==> flow/design.v <==
module alu #(parameter DATA_WIDTH = 32, OP = 3)
(
    input wire start,
    input wire clk,
    input wire reset_n,
    input wire [DATA_WIDTH - 1 : 0] A,
    input wire [DATA_WIDTH - 1 : 0] B,
    input wire [OP - 1 : 0] op,
    output reg [DATA_WIDTH - 1 : 0] result,
    output reg done
);
  localparam AND = 3'b000;   
  localparam OR  = 3'b001;   
  localparam ADD = 3'b010;   
  localparam NOP = 3'b011;   
  localparam SUB = 3'b100;   
  localparam MUL = 3'b101;   
  localparam SLT = 3'b110;   
  reg done_reg;
  reg [DATA_WIDTH - 1 : 0] result_reg;
  always @(posedge clk or negedge reset_n) begin
    if (!reset_n) begin
      result_reg <= 32'h00000000;
    end
    else begin
      if(start) begin
        case (op)
          AND: result_reg <=  A & B;
          OR : result_reg <=  A | B;
          ADD: result_reg <=  A + B;
          SUB: result_reg <=  A - B;
          MUL: result_reg <=  A * B;
          SLT: result_reg <= (A < B) ? 32'b1 : 32'b0;
          default: result_reg <= 32'h00000000;
        endcase
      end
    end
  end
  always @(posedge clk or negedge reset_n) begin
    if(!reset_n) begin
      done_reg <= 1'b0;
    end
    else begin
      if(start && (op != NOP)) begin
        done_reg <= 1'b1;
      end
      else begin
        done_reg <= 1'b0;
      end
    end
  end
  always @(posedge clk or negedge reset_n) begin
    if (!reset_n) begin
      done <= 1'b0;
    end
    else begin
      done <= done_reg;
    end
  end
  always @(posedge clk or negedge reset_n) begin
    if (!reset_n) begin
      result <= 32'h00000000;
    end
    else begin
      result <= result_reg;
    end
  end
endmodule
Memo
Re: synthesis data of alu

Tool chain data of alu. Tool output for the design above before and after an edit, in the order of the flow. Lines under "original" count in the file above, lines under "edited" in the edited file. "difference" is "edited" less "original", of the values as shown; "rel. change" is that difference over "original", in percent. Cell names lack the library's common part. The mark - stands for no value.

Top module: alu. Clock port: clk. Standard-cell library: sky130hd. Library corner: tt_025C_1v80.

Diff. The edit as a unified diff against the file above. The edit is scripted: it alters the design's behaviour and was not made to optimise anything.

```diff
@@ -29,5 +29,5 @@
           OR : result_reg <=  A | B;
           ADD: result_reg <=  A + B;
-          SUB: result_reg <=  A - B;
+          SUB: result_reg <=  A ^ B;
           MUL: result_reg <=  A * B;
           SLT: result_reg <= (A < B) ? 32'b1 : 32'b0;
```

Word-level counts. Yosys after proc, flatten, opt, wreduce and memory -nomap, before mapping. Enables and synchronous resets that opt folds into registers are not counted as muxes. Memory bits, and registers merged into a memory's read port (data or address), are not among the register bits. Print and check cells are not counted. Equal cells are merged and count once.

Word-level totals: output and inout port bits (original 33, edited 33, difference 0, rel. change 0.00%); word-level cells (original 21, edited 21, difference 0, rel. change 0.00%); input port bits (original 70, edited 70, difference 0, rel. change 0.00%); register bits (original 66, edited 66, difference 0, rel. change 0.00%).

Operators by class: reduce/logical cells (original 2, edited 2, difference 0, rel. change 0.00%); bitwise logic cells (original 2, edited 3, difference +1, rel. change +50.00%); $lt $le $gt $ge (original 1, edited 1, difference 0, rel. change 0.00%); multiply operators (original 1, edited 1, difference 0, rel. change 0.00%); eq/ne operators (original 6, edited 6, difference 0, rel. change 0.00%); mux-type cells (original 3, edited 3, difference 0, rel. change 0.00%); $add $sub $neg (original 2, edited 1, difference -1, rel. change -50.00%).

Operator list: 32-bit subtractor (original 1, edited 0, difference -1, rel. change -100.00%); 32-bit XOR (original 0, edited 1, difference +1); 3-bit equality test with constant B (original 3, edited 3, difference 0, rel. change 0.00%); 1-bit 2-to-1 mux (original 2, edited 2, difference 0, rel. change 0.00%); 32-bit adder (original 1, edited 1, difference 0, rel. change 0.00%); 32-bit AND (original 1, edited 1, difference 0, rel. change 0.00%); 3-bit by 1-bit equality test with 1-bit output with constant B (original 1, edited 1, difference 0, rel. change 0.00%); 3-bit by 2-bit equality test with 1-bit output with constant B (original 1, edited 1, difference 0, rel. change 0.00%); 1-bit logical AND (original 1, edited 1, difference 0, rel. change 0.00%); 3-bit logical NOT (original 1, edited 1, difference 0, rel. change 0.00%); 32-bit < comparator (original 1, edited 1, difference 0, rel. change 0.00%); 32-bit by 32-bit multiplier with 32-bit output (original 1, edited 1, difference 0, rel. change 0.00%); 3-bit by 2-bit != test with 1-bit output with constant B (original 1, edited 1, difference 0, rel. change 0.00%); 32-bit bitwise OR (original 1, edited 1, difference 0, rel. change 0.00%); 32-bit case mux with 6-bit select (original 1, edited 1, difference 0, rel. change 0.00%).

Depth. Longest topological path by Yosys (ltp), each cell counted once; first at word level (registers and memories cut), then after technology mapping (sequential cells cut; the memories' decode and read muxes count).

Logic depth: word-level depth (original 3, edited 3, difference 0, rel. change 0.00%); ABC_AREA (original 0, edited 0); gate-level depth with buffers (original 29, edited 29, difference 0, rel. change 0.00%).

Synthesis result. The flow's flattened synthesis, as Yosys stat reports it; memories are mapped. The netlist is that of the ABC_AREA named above (0 if unset); the other value can give another one.

Synthesis totals: mapped flip-flops (original 66, edited 66, difference 0, rel. change 0.00%); buffers (original 129, edited 108, difference -21, rel. change -16.28%); sequential area (µm²) (original 1651.6, edited 1651.6, difference 0.0, rel. change 0.00%); standard cells after synthesis (original 2621, edited 2354, difference -267, rel. change -10.19%); cell area after synthesis (µm²) (original 21986.1, edited 20622.3, difference -1363.8, rel. change -6.20%).

Cells by type: nand2_1 (original 289, edited 245, difference -44, rel. change -15.22%); o21ai_0 (original 76, edited 37, difference -39, rel. change -51.32%); nor2_1 (original 384, edited 355, difference -29, rel. change -7.55%); a21oi_1 (original 99, edited 79, difference -20, rel. change -20.20%); mux2i_1 (original 10, edited 30, difference +20, rel. change +200.00%); nor3_1 (original 25, edited 6, difference -19, rel. change -76.00%); nand3_1 (original 22, edited 8, difference -14, rel. change -63.64%); a22oi_1 (original 20, edited 8, difference -12, rel. change -60.00%); and3_1 (original 13, edited 1, difference -12, rel. change -92.31%); clkbuf_1 (original 104, edited 93, difference -11, rel. change -10.58%); a211oi_1 (original 18, edited 7, difference -11, rel. change -61.11%); xnor2_1 (original 71, edited 81, difference +10, rel. change +14.08%); o22ai_1 (original 13, edited 23, difference +10, rel. change +76.92%); o22a_1 (original 2, edited 12, difference +10, rel. change +500.00%); nor3b_1 (original 9, edited 1, difference -8, rel. change -88.89%); inv_1 (original 457, edited 450, difference -7, rel. change -1.53%); or3_1 (original 10, edited 3, difference -7, rel. change -70.00%); buf_2 (original 8, edited 1, difference -7, rel. change -87.50%).

Not every row of either side is listed.

Worst setup path after synthesis. Path of least setup slack by OpenSTA after synthesis, without wires, with an ideal clock, recovery checks aside; 20% of the period is set as input and as output delay. Where synthesis merged equal registers, the netlist keeps one of their names.

Timing post-synthesis: path type (original input to register, edited input to register); from (original input port B[2], edited input port B[2]); to (original register result_reg[23], edited register result_reg[27]); path buffers (original 3, edited 2, difference -1, rel. change -33.33%); period (ns) (original 9.5, edited 9.5, difference 0.0, rel. change 0.00%); delay of the path (ns) (original 7.017, edited 7.276, difference +0.259, rel. change +3.69%); arrival time (ns) (original 8.778, edited 9.050, difference +0.272, rel. change +3.10%); setup time (ns) (original 0.139, edited 0.126, difference -0.013); path slack (ns) (original 0.583, edited 0.324, difference -0.259); required time (ns) (original 9.361, edited 9.374, difference +0.013, rel. change +0.14%); driving pins on the path (original 26, edited 27, difference +1, rel. change +3.85%); external input delay (ns) (original 1.900, edited 1.900, difference 0.000, rel. change 0.00%); synthesis period reached (ns) (original 8.917, edited 9.176, difference +0.259, rel. change +2.90%).

"delay of the path" is the arrival time less input delay plus setup time. "driving pins on the path": output pins that drive a net of the path, with the launching flip-flop's if there is one; two outputs of one cell count as two. "synthesis period reached" is the clock period less the worst setup slack; recovery checks do not enter. This is arithmetic on one report: input and output delays are still those of the set period (20% each). The rows between start and end are the longest chain of elaborated cells between them; the timing report does not say that the signal goes this way. Where chains are equally long, one stands for them. Each line given opens the expression or statement behind the cell; cells for indexed reads and writes are added by Yosys, which also makes memories of some case tables. At most two assigning lines are given for a register; there are more.

On the way, post-synthesis, original:
Path through: clkbuf_1 -> inv_1 -> clkbuf_1 -> nor2_1 -> fa_1 -> inv_1 -> fa_1 -> fa_1 -> fa_1 -> inv_1 -> fa_1 -> inv_1 -> fa_1 -> inv_1 -> fa_1 -> fa_1 -> ha_1 -> clkbuf_1 -> a211oi_1 -> o21ai_0 -> a31oi_1 -> a21boi_1 -> o21ai_0 -> a311oi_1 -> nor3_1 -> or4_1. The entry for length of the longest elaborated chain reads 2. The figure for elaborated cells on any way between the ends is 4. Source lines of those cells: 4.

Ends and longest elaborated chain, post-synthesis, original: start, declared (RTL line 7) `input wire [DATA_WIDTH - 1 : 0] B,`; 32-bit by 32-bit multiplier with 32-bit output (RTL line 32) `MUL: result_reg <=  A * B;`; 32-bit case mux with 6-bit select (RTL line 27) `case (op)`; end, assigned (RTL line 28) `AND: result_reg <=  A & B;`; end, assigned (RTL line 29) `OR : result_reg <=  A | B;`; end, declared (RTL line 20) `reg [DATA_WIDTH - 1 : 0] result_reg;`.

On the way, post-synthesis, edited:
Path through: clkbuf_1 -> inv_1 -> clkbuf_1 -> nor2_1 -> fa_1 -> inv_1 -> fa_1 -> fa_1 -> fa_1 -> inv_1 -> fa_1 -> inv_1 -> fa_1 -> inv_1 -> fa_1 -> fa_1 -> ha_1 -> a21o_1 -> a221o_1 -> a21oi_1 -> o21ai_0 -> a31o_2 -> a21o_1 -> a21oi_2 -> xnor2_1 -> mux4_2 -> a221o_1. The entry for length of the longest elaborated chain reads 2. The figure for elaborated cells on any way between the ends is 3. Source lines of those cells: 3.

Ends and longest elaborated chain, post-synthesis, edited: start, declared (RTL line 7) `input wire [DATA_WIDTH - 1 : 0] B,`; 32-bit by 32-bit multiplier with 32-bit output (RTL line 32) `MUL: result_reg <=  A * B;`; 32-bit case mux with 6-bit select (RTL line 27) `case (op)`; end, assigned (RTL line 28) `AND: result_reg <=  A & B;`; end, assigned (RTL line 29) `OR : result_reg <=  A | B;`; end, declared (RTL line 20) `reg [DATA_WIDTH - 1 : 0] result_reg;`.

Worst path after layout. From the final timing report of the runs of pair A: the path of least setup slack in the routed layout; clock arrival at registers is part of the times.

Timing post-layout: path type (original input to register, edited input to register); from (original input port B[2], edited input port B[9]); to (original register result_reg[30], edited register result_reg[27]); path buffers (original 3, edited 2, difference -1, rel. change -33.33%); path slack (ns) (original 0.24, edited 0.16, difference -0.08); arrival time (ns) (original 9.18, edited 9.29, difference +0.11, rel. change +1.20%); setup time (ns) (original 0.15, edited 0.11, difference -0.04); required time (ns) (original 9.41, edited 9.45, difference +0.04, rel. change +0.43%); external input delay (ns) (original 1.85, edited 1.85, difference 0.00, rel. change 0.00%); period (ns) (original 9.23, edited 9.23, difference 0.00, rel. change 0.00%); driving pins on the path (original 24, edited 26, difference +2, rel. change +8.33%).

The rows between start and end are the longest chain of elaborated cells between them; the timing report does not say that the signal goes this way. Where chains are equally long, one stands for them. At most two assigning lines are given for a register; there are more.

On the way, post-layout, original:
Path through: clkdlybuf4s50_1 -> inv_1 -> buf_4 -> nor2_1 -> fa_1 -> inv_1 -> fa_1 -> fa_1 -> fa_1 -> inv_1 -> fa_1 -> ha_1 -> fa_1 -> fa_1 -> ha_1 -> buf_4 -> a21o_1 -> a21oi_1 -> o211ai_1 -> a211o_1 -> and3_1 -> or3_1 -> a31oi_1 -> a32oi_1. The entry for length of the longest elaborated chain reads 2. The figure for elaborated cells on any way between the ends is 4. Source lines of those cells: 4.

Ends and longest elaborated chain, post-layout, original: start, declared (RTL line 7) `input wire [DATA_WIDTH - 1 : 0] B,`; 32-bit by 32-bit multiplier with 32-bit output (RTL line 32) `MUL: result_reg <=  A * B;`; 32-bit case mux with 6-bit select (RTL line 27) `case (op)`; end, assigned (RTL line 28) `AND: result_reg <=  A & B;`; end, assigned (RTL line 29) `OR : result_reg <=  A | B;`; end, declared (RTL line 20) `reg [DATA_WIDTH - 1 : 0] result_reg;`.

On the way, post-layout, edited:
Path through: clkdlybuf4s50_1 -> buf_6 -> ha_2 -> inv_2 -> fa_1 -> inv_1 -> fa_2 -> fa_1 -> inv_1 -> fa_1 -> inv_1 -> fa_1 -> fa_1 -> fa_1 -> fa_1 -> ha_1 -> and2_1 -> a221o_1 -> a21oi_2 -> o21ai_0 -> a31o_2 -> a21o_4 -> a21oi_2 -> xnor2_1 -> mux4_2 -> a221o_1. The entry for length of the longest elaborated chain reads 2. The figure for elaborated cells on any way between the ends is 3. Source lines of those cells: 3.

Ends and longest elaborated chain, post-layout, edited: start, declared (RTL line 7) `input wire [DATA_WIDTH - 1 : 0] B,`; 32-bit by 32-bit multiplier with 32-bit output (RTL line 32) `MUL: result_reg <=  A * B;`; 32-bit case mux with 6-bit select (RTL line 27) `case (op)`; end, assigned (RTL line 28) `AND: result_reg <=  A & B;`; end, assigned (RTL line 29) `OR : result_reg <=  A | B;`; end, declared (RTL line 20) `reg [DATA_WIDTH - 1 : 0] result_reg;`.

Measured runs. Both versions went through the flow (Yosys, OpenROAD) with the same settings in each pair. Constraints: input delay and output delay 20% of the set period each, output load 0.01 pF.

Settings, pair A:
The entry for CORE_UTILIZATION reads 45. period_ns: 9.23. The entry for CAP_MARGIN reads 20. The figure for CORE_MARGIN is 2. The figure for SLEW_MARGIN is 20.

Measured results, pair A: final worst hold slack (ns) (original 0.365, edited 0.349, difference -0.016); standard-cell area after layout (µm²) (original 25423.1, edited 24551.0, difference -872.1, rel. change -3.43%); achieved period (ns) (original 8.993, edited 9.073, difference +0.080, rel. change +0.89%); setup slack of the worst path (ns) (original 0.237, edited 0.157, difference -0.080); synthesis area (µm²) (original 21986.1, edited 20622.3, difference -1363.8, rel. change -6.20%); utilization after layout (%) (original 52.4, edited 54.2, difference +1.8); overall die area (µm²) (original 50643.0, edited 47556.7, difference -3086.3, rel. change -6.09%); sum of negative setup slack (ns) (original 0.000, edited 0.000, difference 0.000).

Settings, pair B:
For CELL_PAD_IN_SITES_DETAIL_PLACEMENT the number is 2. For CORE_ASPECT_RATIO the number is 1.57. The entry for CORE_UTILIZATION reads 31. The figure for CTS_CLUSTER_SIZE is 47. HOLD_SLACK_MARGIN: 0.15. The entry for PLACE_DENSITY_LB_ADDON reads 0.1. The figure for SLEW_MARGIN is 0. period_ns: 5.34. The entry for CAP_MARGIN reads 20. The figure for CORE_MARGIN is 2.

Measured results, pair B: final worst hold slack (ns) (original 0.354, edited 0.349, difference -0.005); standard-cell area after layout (µm²) (original 31943.1, edited 28750.1, difference -3193.0, rel. change -10.00%); achieved period (ns) (original 7.874, edited 7.910, difference +0.036, rel. change +0.46%); setup slack of the worst path (ns) (original -2.534, edited -2.570, difference -0.036); synthesis area (µm²) (original 21986.1, edited 20622.3, difference -1363.8, rel. change -6.20%); utilization after layout (%) (original 45.4, edited 43.7, difference -1.7); overall die area (µm²) (original 73123.4, edited 68656.0, difference -4467.4, rel. change -6.11%); sum of negative setup slack (ns) (original -49.648, edited -45.739, difference +3.909).

By "achieved period" is meant the clock period of the run minus its worst setup slack. This is arithmetic on one report: input and output delays are still those of the set period (20% each).
